==> flow/design.v <==
`timescale 1ns/1ps
module rotation #(
	parameter DSIZE		= 16
)(
	input				clock,
	input				rst_n,
	input [DSIZE-1:0]	idata,
	input [DSIZE-1:0]	comp,
	output[DSIZE-1:0]	odata,
	output				cmp_rel			 
);
reg [DSIZE-1:0]	data_reg;
always@(posedge clock,negedge rst_n)
	if(~rst_n)	data_reg	<= {DSIZE{1'b0}};
	else begin
		if(comp > idata)
				data_reg	<= idata;
		else	data_reg	<= idata - comp;
	end   
reg 			cmp_reg;
always@(posedge clock)
	cmp_reg		<= !(comp > idata);
assign	odata	= data_reg;
assign	cmp_rel	= cmp_reg;
endmodule
`timescale 1ns/1ps
module shift_add #(
	parameter	DSIZE	= 16,
	parameter	SNUM	= 0
)(
	input				clock	,
	input				en		,
	input [DSIZE-1:0]	X       ,
	input [DSIZE-1:0]	Y       ,
	output[DSIZE-1:0]	Z       
);
reg [DSIZE:0]		data;
always@(posedge clock)
	if(en)	data	<= X + (Y>>SNUM);
	else	data	<= X;
assign	Z = data[DSIZE]? {DSIZE{1'b1}} : data[DSIZE-1:0];
endmodule
`timescale 1ns/1ps
module shift_sub #(
	parameter	DSIZE	= 16,
	parameter	SNUM
)(
	input				clock	,
	input				en		,
	input [DSIZE-1:0]	X		,
	input [DSIZE-1:0]	Y		,
	output[DSIZE-1:0]	Z
);
reg [DSIZE:0]	data;
always@(posedge clock)
	if(en)	data	<= X - (Y>>SNUM);
	else	data	<= X;
assign	Z	= data[DSIZE]? {DSIZE{1'b0}} : data[DSIZE-1:0];
endmodule
`timescale 1ns/1ps
module collect_cos #(
	parameter		DSIZE	= 16,
	parameter		SEL		= 16
)(
	input				clock	,
	input				en		,
	input [DSIZE-1:0]	X		,
	output[DSIZE-1:0]	Y
);
localparam		CSIZE	= DSIZE;
localparam		COS_45_000		=  0.7071 * 2**CSIZE,      
                COS_26_565      =  0.8944 * 2**CSIZE,
                COS_14_036      =  0.9701 * 2**CSIZE,
                COS_7_1250      =  0.9923 * 2**CSIZE,
                COS_3_5763      =  0.9981 * 2**CSIZE,
                COS_1_7899      =  0.9995 * 2**CSIZE,
                COS_0_8952      =  0.9999 * 2**CSIZE,
                COS_0_4476      =  1.0000 * 2**CSIZE,
                COS_0_2238      =  1.0000 * 2**CSIZE,
                COS_0_1119      =  1.0000 * 2**CSIZE,
                COS_0_0560      =  1.0000 * 2**CSIZE,
                COS_0_0280      =  1.0000 * 2**CSIZE,
                COS_0_0140      =  1.0000 * 2**CSIZE,
                COS_0_0070      =  1.0000 * 2**CSIZE,
                COS_0_0035      =  1.0000 * 2**CSIZE,
                COS_0_0017      =  1.0000 * 2**CSIZE,
	            COS_0_0009	    =  1.0000 * 2**CSIZE;
wire [CSIZE:0]	cos_cf [16:0]	;
assign	cos_cf[ 0]	= COS_45_000		;
assign	cos_cf[ 1]	= COS_26_565		;
assign	cos_cf[ 2]	= COS_14_036		;
assign	cos_cf[ 3]	= COS_7_1250		;
assign	cos_cf[ 4]	= COS_3_5763		;
assign	cos_cf[ 5]	= COS_1_7899		;
assign	cos_cf[ 6]	= COS_0_8952		;
assign	cos_cf[ 7]	= COS_0_4476		;
assign	cos_cf[ 8]	= COS_0_2238		;
assign	cos_cf[ 9]	= COS_0_1119		;
assign	cos_cf[10]	= COS_0_0560		;
assign	cos_cf[11]	= COS_0_0280		;
assign	cos_cf[12]	= COS_0_0140		;
assign	cos_cf[13]	= COS_0_0070		;
assign	cos_cf[14]	= COS_0_0035		;
assign	cos_cf[15]	= COS_0_0017		;
assign	cos_cf[16]	= COS_0_0009		;
localparam [4:0]	SM = (SEL > 16)? 16 : SEL; 
reg [DSIZE+CSIZE-1:0]		mul_data;
always@(posedge clock)
	case(SM)
	5'd0	: mul_data	<= en? X * cos_cf[ 0]	: X << CSIZE ;
	5'd1    : mul_data	<= en? X * cos_cf[ 1]   : X << CSIZE ;
    5'd2    : mul_data	<= en? X * cos_cf[ 2]   : X << CSIZE ;
    5'd3    : mul_data	<= en? X * cos_cf[ 3]   : X << CSIZE ;
    5'd4    : mul_data	<= en? X * cos_cf[ 4]   : X << CSIZE ;
    5'd5    : mul_data	<= en? X * cos_cf[ 5]   : X << CSIZE ;
    5'd6    : mul_data	<= en? X * cos_cf[ 6]   : X << CSIZE ;
    5'd7    : mul_data	<= en? X * cos_cf[ 7]   : X << CSIZE ;
    5'd8    : mul_data	<= en? X * cos_cf[ 8]   : X << CSIZE ;
    5'd9    : mul_data	<= en? X * cos_cf[ 9]   : X << CSIZE ;
    5'd10   : mul_data	<= en? X * cos_cf[10]   : X << CSIZE ;
    5'd11   : mul_data	<= en? X * cos_cf[11]   : X << CSIZE ;
    5'd12   : mul_data	<= en? X * cos_cf[12]   : X << CSIZE ;
    5'd13   : mul_data	<= en? X * cos_cf[13]   : X << CSIZE ;
    5'd14   : mul_data	<= en? X * cos_cf[14]   : X << CSIZE ;
	5'd15   : mul_data	<= en? X * cos_cf[15]   : X << CSIZE ;
	5'd16   : mul_data	<= en? X * cos_cf[16]   : X << CSIZE ;  
	default : mul_data	<= X << DSIZE;
	endcase
assign	Y = mul_data[CSIZE+DSIZE-1-:DSIZE];
endmodule
`timescale 1ns/1ps
module sin_cos #(
	parameter	ASIZE	=	16,
	parameter	DSIZE	= 	16,
	parameter	RNUM	= 	16
)(
	input				clock 	,
	input [ASIZE-1:0]	angle   ,
	output[DSIZE-1:0]	cos		,
	output[DSIZE-1:0]	sin		
);
localparam	RSIZE	= (RNUM > 16)? 16 : RNUM;
localparam		Angle_45		= 45*2**     (1*ASIZE)	/90,			 
				Angle_26		= 26.5651*2**(1*ASIZE)	/90,       
				Angle_14		= 14.0362*2**(1*ASIZE)	/90,       
				Angle_7			= 7.1250*2** (1*ASIZE)	/90,        
				Angle_3			= 3.5763*2** (1*ASIZE)	/90,        
				Angle_1_7899	= 1.7899*2** (1*ASIZE)	/90,        
				Angle_0_8952	= 0.8952*2** (1*ASIZE)	/90,        
				Angle_0_4476	= 0.4476*2** (1*ASIZE)	/90,        
				Angle_0_2238	= 0.2238*2** (1*ASIZE)	/90,        
				Angle_0_1119	= 0.1119*2** (1*ASIZE)	/90,
				Angle_0_0560	= 0.0560*2** (1*ASIZE)	/90,
				Angle_0_0280	= 0.0280*2** (1*ASIZE)	/90,    	
                Angle_0_0140    = 0.0140*2** (1*ASIZE)	/90,
                Angle_0_0070    = 0.0070*2** (1*ASIZE)	/90,
                Angle_0_0035    = 0.0035*2** (1*ASIZE)	/90,
                Angle_0_0017    = 0.0017*2** (1*ASIZE)	/90,
                Angle_0_0009    = 0.0009*2** (1*ASIZE)	/90;
wire [ASIZE-1:0]	ANGLE [16:0];
assign	ANGLE [ 0]	= Angle_45				;    
assign	ANGLE [ 1]	= Angle_26	            ;
assign	ANGLE [ 2]	= Angle_14	            ;
assign	ANGLE [ 3]	= Angle_7		        ;
assign	ANGLE [ 4]	= Angle_3		        ;
assign	ANGLE [ 5]	= Angle_1_7899          ;
assign	ANGLE [ 6]	= Angle_0_8952          ;
assign	ANGLE [ 7]	= Angle_0_4476          ;
assign	ANGLE [ 8]	= Angle_0_2238          ;
assign	ANGLE [ 9]	= Angle_0_1119          ;
assign	ANGLE [10]	= Angle_0_0560          ;
assign	ANGLE [11]	= Angle_0_0280          ;
assign	ANGLE [12]	= Angle_0_0140          ;
assign	ANGLE [13]	= Angle_0_0070          ;
assign	ANGLE [14]	= Angle_0_0035          ;
assign	ANGLE [15]	= Angle_0_0017          ;
assign	ANGLE [16]	= Angle_0_0009          ;
wire[ASIZE-1:0]		angle_value	[RSIZE-1:0];
wire[ASIZE-1:0]		angle_rotate_result [RSIZE-1:0];	 
reg [RSIZE-1:0]		rotation_occure;
wire[RSIZE-1:0]		shift_en;			
assign	angle_value[0] = angle;
genvar II;
generate
for(II=0;II<RSIZE;II=II+1)begin:LOOP_BLOCK
rotation #(
	.DSIZE			(ASIZE)
)rotation_inst(
	.clock			(clock						),
	.rst_n          (1'b1						),
	.idata          (angle_value[II]			),
	.comp           (ANGLE[II]					),
	.odata          (angle_rotate_result[II]	),
	.cmp_rel		(shift_en[II]				)
);
if(II != (RSIZE-1))begin
assign	angle_value[II+1]	= angle_rotate_result[II];
end
end
endgenerate
wire[DSIZE:0]	xcoords_value 	[RSIZE-1:0];
wire[DSIZE:0]	ycoords_value	[RSIZE-1:0];
wire[DSIZE:0]	x_shift_result [RSIZE-1:0];
wire[DSIZE:0]	y_shift_result [RSIZE-1:0];
assign	xcoords_value[0]	= 1'b1<<DSIZE;
assign	ycoords_value[0]	= {DSIZE{1'b0}};
generate
for (II = 0;II<RSIZE;II=II+1)begin:SHIFT_BLOCK
shift_sub #(
	.DSIZE		(DSIZE+1		),
	.SNUM 		(II				)
)shift_sub_inst(
	.clock		(clock					),
	.en			(shift_en[II]           ),
	.X			(xcoords_value[II]          ),
	.Y			(ycoords_value[II]          ),
	.Z      	(x_shift_result[II]   )
);
shift_add #(
	.DSIZE		(DSIZE+1		),
	.SNUM 		(II				)
)shift_add_inst(
	.clock		(clock					),
	.en			(shift_en[II]           ),
	.X			(ycoords_value[II]          ),
	.Y			(xcoords_value[II]          ),
	.Z      	(y_shift_result[II]   )
);
if(II != (RSIZE-1))begin
assign	ycoords_value[II+1] = y_shift_result[II];
assign	xcoords_value[II+1]	= x_shift_result[II];
end
end
endgenerate
wire[DSIZE-1:0]		cos_coeff [RSIZE-1:0];
wire[DSIZE-1:0]		cos_coeff_result [RSIZE-1:0];
assign	cos_coeff[0]	= {DSIZE{1'b1}};
generate
for(II=0;II<RSIZE;II=II+1)begin:COS_COEFF_BLOCK
collect_cos #(
	.DSIZE			(DSIZE		),
	.SEL			(II			)
)collect_cos_inst(
	.clock			(clock					),
	.en				(shift_en[II]           ),
	.X				(cos_coeff[II]          ),
	.Y      		(cos_coeff_result[II]   )
);
if(II != (RSIZE-1))begin
assign	 cos_coeff[II+1] = cos_coeff_result[II];
end
end
endgenerate
reg [DSIZE+DSIZE:0]		X_reg,Y_reg;
always@(posedge clock)begin
	X_reg	<=  cos_coeff_result[RSIZE-1][DSIZE-1:0] *  x_shift_result[RSIZE-1][DSIZE-:(DSIZE+1)]; 
	Y_reg	<=  cos_coeff_result[RSIZE-1][DSIZE-1:0] *  y_shift_result[RSIZE-1][DSIZE-:(DSIZE+1)]; 
end
assign	cos	= X_reg[DSIZE+DSIZE-1-:DSIZE];
assign	sin	= Y_reg[DSIZE+DSIZE-1-:DSIZE];
endmodule
Appendix: tool output

==> Tool chain data of sin_cos <==
Tool output for the design above before and after an edit, in the order of the flow.
Lines under "before" count in the file above, lines under "after" in the edited file.
"delta": "after" minus "before" as printed here. "change_rel_pct": 100 x difference / "before".
Cell names lack the library's common part.
{ "design": {"top_module": "sin_cos", "clock_port": "clock", "cell_library": "sky130hd", "pvt_corner": "tt_025C_1v80"} }

==> The edit <==
The edit as a unified diff against the file above.
A script made this edit; it was not meant as an optimisation.
begin of diff
@@ -204,5 +204,7 @@
 wire[DSIZE:0]	y_shift_result [RSIZE-1:0];
 assign	xcoords_value[0]	= 1'b1<<DSIZE;
-assign	ycoords_value[0]	= {DSIZE{1'b0}};
+reg [DSIZE:0] ycoords_value_reg;
+always @(posedge clock) ycoords_value_reg <= {DSIZE{1'b0}};
+assign ycoords_value[0] = ycoords_value_reg;
 generate
 for (II = 0;II<RSIZE;II=II+1)begin:SHIFT_BLOCK
end of diff

==> Word-level counts <==
Source: Yosys, flattened and elaborated. Widths are those after wreduce. Registers that Yosys merges into a memory's read port (data or address) are not register bits. Print and check cells do not count. Equal cells are merged and count once.
{ "bits": {"columns": ["element", "before", "after", "delta", "change_rel_pct"], "rows": [
  ["in_bits", 17, 17, 0, 0.00],
  ["output_inout_bits", 32, 32, 0, 0.00],
  ["register_bits", 1152, 1152, 0, 0.00]
]} }
{ "classes": {"columns": ["element", "before", "after", "delta", "change_rel_pct"], "rows": [
  ["reduce_logical", 16, 16, 0, 0.00],
  ["mux", 83, 82, -1, -1.20],
  ["n_mul", 8, 8, 0, 0.00],
  ["add_sub_neg", 45, 45, 0, 0.00],
  ["compare", 16, 16, 0, 0.00]
]} }
{ "op_table": {"columns": ["operator", "before", "after", "delta", "change_rel_pct"], "rows": [
  ["17-bit 2-to-1 mux", 61, 60, -1, -1.64],
  ["1-bit zero test", 16, 16, 0, 0.00],
  ["16-bit 2-to-1 mux", 15, 15, 0, 0.00],
  ["32-bit 2-to-1 mux", 6, 6, 0, 0.00],
  ["16-bit by 16-bit multiplier with 32-bit output with constant B", 5, 5, 0, 0.00],
  ["16-bit by 17-bit multiplier with 32-bit output", 2, 2, 0, 0.00],
  ["17-bit by 10-bit adder with 18-bit output", 1, 1, 0, 0.00],
  ["17-bit by 11-bit adder with 18-bit output", 1, 1, 0, 0.00],
  ["17-bit by 12-bit adder with 18-bit output", 1, 1, 0, 0.00],
  ["17-bit by 13-bit adder with 18-bit output", 1, 1, 0, 0.00],
  ["17-bit by 14-bit adder with 18-bit output", 1, 1, 0, 0.00],
  ["17-bit by 15-bit adder with 18-bit output", 1, 1, 0, 0.00],
  ["17-bit by 16-bit adder with 18-bit output with constant B", 1, 1, 0, 0.00],
  ["17-bit by 2-bit adder with 18-bit output", 1, 1, 0, 0.00],
  ["17-bit by 3-bit adder with 18-bit output", 1, 1, 0, 0.00],
  ["17-bit by 4-bit adder with 18-bit output", 1, 1, 0, 0.00],
  ["17-bit by 5-bit adder with 18-bit output", 1, 1, 0, 0.00],
  ["17-bit by 6-bit adder with 18-bit output", 1, 1, 0, 0.00],
  ["17-bit by 7-bit adder with 18-bit output", 1, 1, 0, 0.00],
  ["17-bit by 8-bit adder with 18-bit output", 1, 1, 0, 0.00],
  ["17-bit by 9-bit adder with 18-bit output", 1, 1, 0, 0.00],
  ["1-bit by 16-bit > comparator with 1-bit output with constant A", 1, 1, 0, 0.00],
  ["10-bit by 16-bit > comparator with 1-bit output with constant A", 1, 1, 0, 0.00],
  ["11-bit by 16-bit > comparator with 1-bit output with constant A", 1, 1, 0, 0.00],
  ["12-bit by 16-bit > comparator with 1-bit output with constant A", 1, 1, 0, 0.00],
  ["13-bit by 16-bit > comparator with 1-bit output with constant A", 1, 1, 0, 0.00],
  ["14-bit by 16-bit > comparator with 1-bit output with constant A", 1, 1, 0, 0.00],
  ["15-bit by 16-bit > comparator with 1-bit output with constant A", 1, 1, 0, 0.00]
]} }
Not every row of either side is listed.

==> Depth <==
Longest topological path by Yosys (ltp), each cell counted once; first at word level (registers and memories cut), then after technology mapping (sequential cells cut; the memories' decode and read muxes count).
{ "depth": {"columns": ["element", "before", "after", "delta", "change_rel_pct"], "rows": [
  ["depth_word", 3, 3, 0, 0.00],
  ["abc_area", "0", "0", null, null],
  ["depth_mapped", 26, 27, 1, 3.85]
]} }

==> Synthesis result <==
Source: synth_stat.txt of the flow (Yosys; design flattened, memories mapped). It holds for the ABC_AREA given above (unset counts as 0); a run with the other value may have another netlist.
{ "mapped": {"columns": ["element", "before", "after", "delta", "change_rel_pct"], "rows": [
  ["flip_flops", 970, 970, 0, 0.00],
  ["n_buf", 213, 212, -1, -0.47],
  ["yosys_area_um2", 79140.9, 78074.9, -1066.0, -1.35],
  ["seq_area_um2", 19418.6, 19418.6, 0.0, 0.00],
  ["cell_count", 8368, 8218, -150, -1.79]
]} }
{ "by_type": {"columns": ["cell_type", "before", "after", "delta", "change_rel_pct"], "rows": [
  ["a21o_1", 128, 97, -31, -24.22],
  ["xor2_1", 191, 221, 30, 15.71],
  ["nand3_1", 95, 66, -29, -30.53],
  ["xnor2_1", 305, 285, -20, -6.56],
  ["nor3_1", 169, 150, -19, -11.24],
  ["inv_1", 1393, 1408, 15, 1.08],
  ["a21oi_1", 317, 304, -13, -4.10],
  ["o31ai_1", 22, 11, -11, -50.00],
  ["nor4_1", 45, 54, 9, 20.00],
  ["a211o_1", 5, 14, 9, 180.00],
  ["nor2_1", 506, 498, -8, -1.58],
  ["and2_1", 249, 257, 8, 3.21],
  ["nand2b_1", 54, 62, 8, 14.81],
  ["o21ai_0", 236, 243, 7, 2.97],
  ["nor2b_1", 218, 211, -7, -3.21],
  ["and3_1", 40, 33, -7, -17.50],
  ["nand4_1", 33, 26, -7, -21.21],
  ["nor4b_1", 9, 2, -7, -77.78]
]} }
Not every row of either side is listed.
The figures by module come from a second, unflattened synthesis with its own total; it is not the netlist above.
{ "unflattened": {"columns": ["element", "before", "after", "delta", "change_rel_pct"], "rows": [
  ["cells_unflattened", 13511, 13507, -4, -0.03],
  ["area_unflattened_um2", 123360.8, 123322.0, -38.8, -0.03]
]} }
Each row is one instance without its submodules.
{ "by_module_before": {"columns": ["mod", "cells", "mod_area_um2", "n_inst"], "rows": [
  ["rotation (DSIZE=16)", 188, 1620.3, 16],
  ["sin_cos", 1937, 17445.5, 1],
  ["collect_cos", 642, 6303.5, 1],
  ["collect_cos", 617, 5815.6, 1],
  ["collect_cos", 549, 5617.9, 1],
  ["collect_cos", 565, 5336.4, 1],
  ["collect_cos", 572, 5271.3, 1],
  ["collect_cos", 525, 4865.9, 1],
  ["collect_cos", 454, 4255.3, 1],
  ["shift_sub", 211, 1699.1, 1],
  ["shift_sub", 201, 1637.8, 1],
  ["shift_add", 196, 1594.0, 1],
  ["shift_add", 192, 1590.3, 1],
  ["shift_sub", 197, 1537.7, 1]
]} }
before: Further modules, not shown: 36.
{ "by_module_after": {"columns": ["mod", "cells", "mod_area_um2", "n_inst"], "rows": [
  ["rotation (DSIZE=16)", 188, 1620.3, 16],
  ["sin_cos", 1933, 17406.7, 1],
  ["collect_cos", 642, 6303.5, 1],
  ["collect_cos", 617, 5815.6, 1],
  ["collect_cos", 549, 5617.9, 1],
  ["collect_cos", 565, 5336.4, 1],
  ["collect_cos", 572, 5271.3, 1],
  ["collect_cos", 525, 4865.9, 1],
  ["collect_cos", 454, 4255.3, 1],
  ["shift_sub", 211, 1699.1, 1],
  ["shift_sub", 201, 1637.8, 1],
  ["shift_add", 196, 1594.0, 1],
  ["shift_add", 192, 1590.3, 1],
  ["shift_sub", 197, 1537.7, 1]
]} }
after: Further modules, not shown: 36.

==> Path before layout <==
Path of least setup slack by OpenSTA after synthesis, without wires, with an ideal clock, recovery checks aside; 20% of the period is set as input and as output delay. Where synthesis merged equal registers, the netlist keeps one of their names.
{ "synth_timing": {"columns": ["element", "before", "after", "delta", "change_rel_pct"], "rows": [
  ["path_kind", "reg-to-reg", "reg-to-reg", null, null],
  ["from", "reg SHIFT_BLOCK[15].shift_add_inst.data[17]", "reg SHIFT_BLOCK[15].shift_add_inst.data[17]", null, null],
  ["to", "reg Y_reg[29]", "reg Y_reg[31]", null, null],
  ["setup_ns", 0.119, 0.072, -0.047, null],
  ["path_buffers", 4, 4, 0, 0.00],
  ["path_stages", 25, 26, 1, 4.00],
  ["clock_period_ns", 6.5, 6.5, 0.0, 0.00],
  ["t_first_pin_ns", 0.000, 0.000, 0.000, null],
  ["setup_slack_ns", -0.109, 0.081, 0.190, null],
  ["arrival_ns", 6.490, 6.347, -0.143, -2.20],
  ["path_delay_ns", 6.609, 6.419, -0.190, -2.87],
  ["synth_period_reached_ns", 6.609, 6.419, -0.190, -2.87]
]} }
"path_delay_ns" = arrival - input delay + setup time.
"path_stages": output pins that drive a net of the path, with the launching flip-flop's if there is one; two outputs of one cell count as two.
"synth_period_reached_ns" = period - worst setup slack (recovery checks aside). The figure is calculated, with input and output delays left at 20% of the set period.
Between the ends stands the longest chain of elaborated cells between them, by number of cells; it is not shown to be the way that was timed. Of several equally long chains one is given.
Each line given opens the expression or statement behind the cell; cells for indexed reads and writes are added by Yosys, which also makes memories of some case tables.
{ "synth_between_before": {"path_cell_list": "dfxtp_1 clkbuf_1 clkbuf_1 or2_2 clkbuf_1 clkbuf_1 nand2_1 fa_1 fa_1 fa_1 fa_1 inv_1 fa_1 inv_1 fa_1 inv_1 ha_1 nand2_1 or4b_2 a211oi_1 or4b_1 a31oi_1 o21ai_1 a21oi_1 xnor2_1", "elab_chain_len": 2, "cone_cells": 2, "lines_between": 2, "classes_between": "mul: 1; mux: 1"} }
{ "synth_rtl_before": {"columns": ["element", "line_no", "rtl"], "rows": [
  ["start, declared", 37, "reg [DSIZE:0] data;"],
  ["start, assigned", 39, "if(en) data <= X + (Y>>SNUM);"],
  ["start, assigned", 40, "else data <= X;"],
  ["17-bit 2-to-1 mux", 41, "assign Z = data[DSIZE]? {DSIZE{1'b1}} : data[DSIZE-1:0];"],
  ["16-bit by 17-bit multiplier with 32-bit output", 257, "Y_reg <= cos_coeff_result[RSIZE-1][DSIZE-1:0] * y_shift_result[RSIZE-1][DSIZE-:(DSIZE+1)];"],
  ["end, assigned", 257, null]
]} }
{ "synth_between_after": {"path_cell_list": "dfxtp_1 clkbuf_1 clkbuf_1 or2_2 clkbuf_1 clkbuf_1 nand2_1 fa_1 inv_1 fa_1 fa_1 fa_1 fa_1 inv_1 fa_1 inv_1 ha_1 a21o_1 a21o_1 nor3_1 inv_1 o211a_1 a21oi_1 o21ai_0 a31oi_1 xnor2_1", "elab_chain_len": 2, "cone_cells": 2, "lines_between": 2, "classes_between": "mul: 1; mux: 1"} }
{ "synth_rtl_after": {"columns": ["element", "line_no", "rtl"], "rows": [
  ["start, declared", 37, "reg [DSIZE:0] data;"],
  ["start, assigned", 39, "if(en) data <= X + (Y>>SNUM);"],
  ["start, assigned", 40, "else data <= X;"],
  ["17-bit 2-to-1 mux", 41, "assign Z = data[DSIZE]? {DSIZE{1'b1}} : data[DSIZE-1:0];"],
  ["16-bit by 17-bit multiplier with 32-bit output", 259, "Y_reg <= cos_coeff_result[RSIZE-1][DSIZE-1:0] * y_shift_result[RSIZE-1][DSIZE-:(DSIZE+1)];"],
  ["end, assigned", 259, null]
]} }

==> Worst path after layout <==
Path of least setup slack in the final report of each run of pair A (OpenROAD, finished layout, wires in). Where an end is a register, its clock arrival counts in the times.
{ "layout_timing": {"columns": ["element", "before", "after", "delta", "change_rel_pct"], "rows": [
  ["path_kind", "reg-to-reg", "reg-to-reg", null, null],
  ["from", "reg SHIFT_BLOCK[15].shift_add_inst.data[17]", "reg SHIFT_BLOCK[15].shift_sub_inst.data[17]", null, null],
  ["to", "reg Y_reg[28]", "reg X_reg[31]", null, null],
  ["path_stages", 24, 23, -1, -4.17],
  ["arrival_ns", 6.82, 6.78, -0.04, -0.59],
  ["clock_period_ns", 6.3, 6.3, 0.0, 0.00],
  ["t_first_pin_ns", 0.74, 0.73, -0.01, -1.35],
  ["setup_ns", 0.07, 0.12, 0.05, null],
  ["path_buffers", 4, 3, -1, -25.00],
  ["setup_slack_ns", 0.14, 0.12, -0.02, null]
]} }
Between the ends stands the longest chain of elaborated cells between them, by number of cells; it is not shown to be the way that was timed. Of several equally long chains one is given.
{ "layout_between_before": {"path_cell_list": "dfxtp_4 buf_8 or2_4 buf_4 buf_4 nand2_1 fa_1 fa_2 fa_1 fa_1 inv_1 fa_1 inv_1 fa_1 inv_1 ha_4 nand2_1 or4b_4 a211oi_4 or4b_4 a31oi_4 o21ai_2 buf_4 xor2_1", "elab_chain_len": 2, "cone_cells": 2, "lines_between": 2, "classes_between": "mul: 1; mux: 1"} }
{ "layout_rtl_before": {"columns": ["element", "line_no", "rtl"], "rows": [
  ["start, declared", 37, "reg [DSIZE:0] data;"],
  ["start, assigned", 39, "if(en) data <= X + (Y>>SNUM);"],
  ["start, assigned", 40, "else data <= X;"],
  ["17-bit 2-to-1 mux", 41, "assign Z = data[DSIZE]? {DSIZE{1'b1}} : data[DSIZE-1:0];"],
  ["16-bit by 17-bit multiplier with 32-bit output", 257, "Y_reg <= cos_coeff_result[RSIZE-1][DSIZE-1:0] * y_shift_result[RSIZE-1][DSIZE-:(DSIZE+1)];"],
  ["end, assigned", 257, null]
]} }
{ "layout_between_after": {"path_cell_list": "dfxtp_4 and2b_2 buf_4 and2_1 fa_1 fa_1 fa_1 fa_1 fa_1 inv_1 fa_1 inv_2 ha_4 nand4_1 a211oi_2 buf_4 a221oi_4 o21ai_4 buf_6 a211o_1 a22o_1 nor2_1 xnor2_1", "elab_chain_len": 2, "cone_cells": 2, "lines_between": 2, "classes_between": "mul: 1; mux: 1"} }
{ "layout_rtl_after": {"columns": ["element", "line_no", "rtl"], "rows": [
  ["start, declared", 54, "reg [DSIZE:0] data;"],
  ["start, assigned", 56, "if(en) data <= X - (Y>>SNUM);"],
  ["start, assigned", 57, "else data <= X;"],
  ["17-bit 2-to-1 mux", 58, "assign Z = data[DSIZE]? {DSIZE{1'b0}} : data[DSIZE-1:0];"],
  ["16-bit by 17-bit multiplier with 32-bit output", 258, "X_reg <= cos_coeff_result[RSIZE-1][DSIZE-1:0] * x_shift_result[RSIZE-1][DSIZE-:(DSIZE+1)];"],
  ["end, assigned", 258, null]
]} }

==> Measured runs <==
Runs of the flow (Yosys, OpenROAD) on both versions; the two runs of a pair have the same settings. The constraints put input and output delay at 20% of the set period each and load the outputs with 0.01 pF.
{ "flow_settings_pair_A": {"CORE_UTILIZATION": 40, "period_ns": 6.3, "CAP_MARGIN": 20, "CORE_MARGIN": 2, "SLEW_MARGIN": 20} }
{ "measured_pair_A": {"columns": ["element", "before", "after", "delta", "change_rel_pct"], "rows": [
  ["dieArea_um2", 201426.0, 198738.0, -2688.0, -1.33],
  ["layout_utilization_frac", 0.449, 0.449, 0.000, null],
  ["cell_area_final_um2", 88479.9, 87191.1, -1288.8, -1.46],
  ["synthArea_um2", 79140.9, 78074.9, -1066.0, -1.35],
  ["worstSetupSlack_ns", 0.145, 0.121, -0.024, null]
]} }
{ "flow_settings_pair_B": {"CELL_PAD_IN_SITES_GLOBAL_PLACEMENT": 1, "CORE_ASPECT_RATIO": 0.59, "CORE_UTILIZATION": 41, "CTS_CLUSTER_DIAMETER": 112, "CTS_CLUSTER_SIZE": 67, "GPL_ROUTABILITY_DRIVEN": 1, "GPL_TIMING_DRIVEN": 0, "PLACE_DENSITY": 0.38, "SETUP_SLACK_MARGIN": 1.45, "period_ns": 9.55, "CAP_MARGIN": 20, "CORE_MARGIN": 2, "SLEW_MARGIN": 20} }
{ "measured_pair_B": {"columns": ["element", "before", "after", "delta", "change_rel_pct"], "rows": [
  ["dieArea_um2", 196680.0, 194056.0, -2624.0, -1.33],
  ["layout_utilization_frac", 0.442, 0.443, 0.001, null],
  ["cell_area_final_um2", 84394.7, 83506.3, -888.4, -1.05],
  ["synthArea_um2", 79140.9, 78074.9, -1066.0, -1.35],
  ["worstSetupSlack_ns", 1.802, 1.563, -0.239, null]
]} }
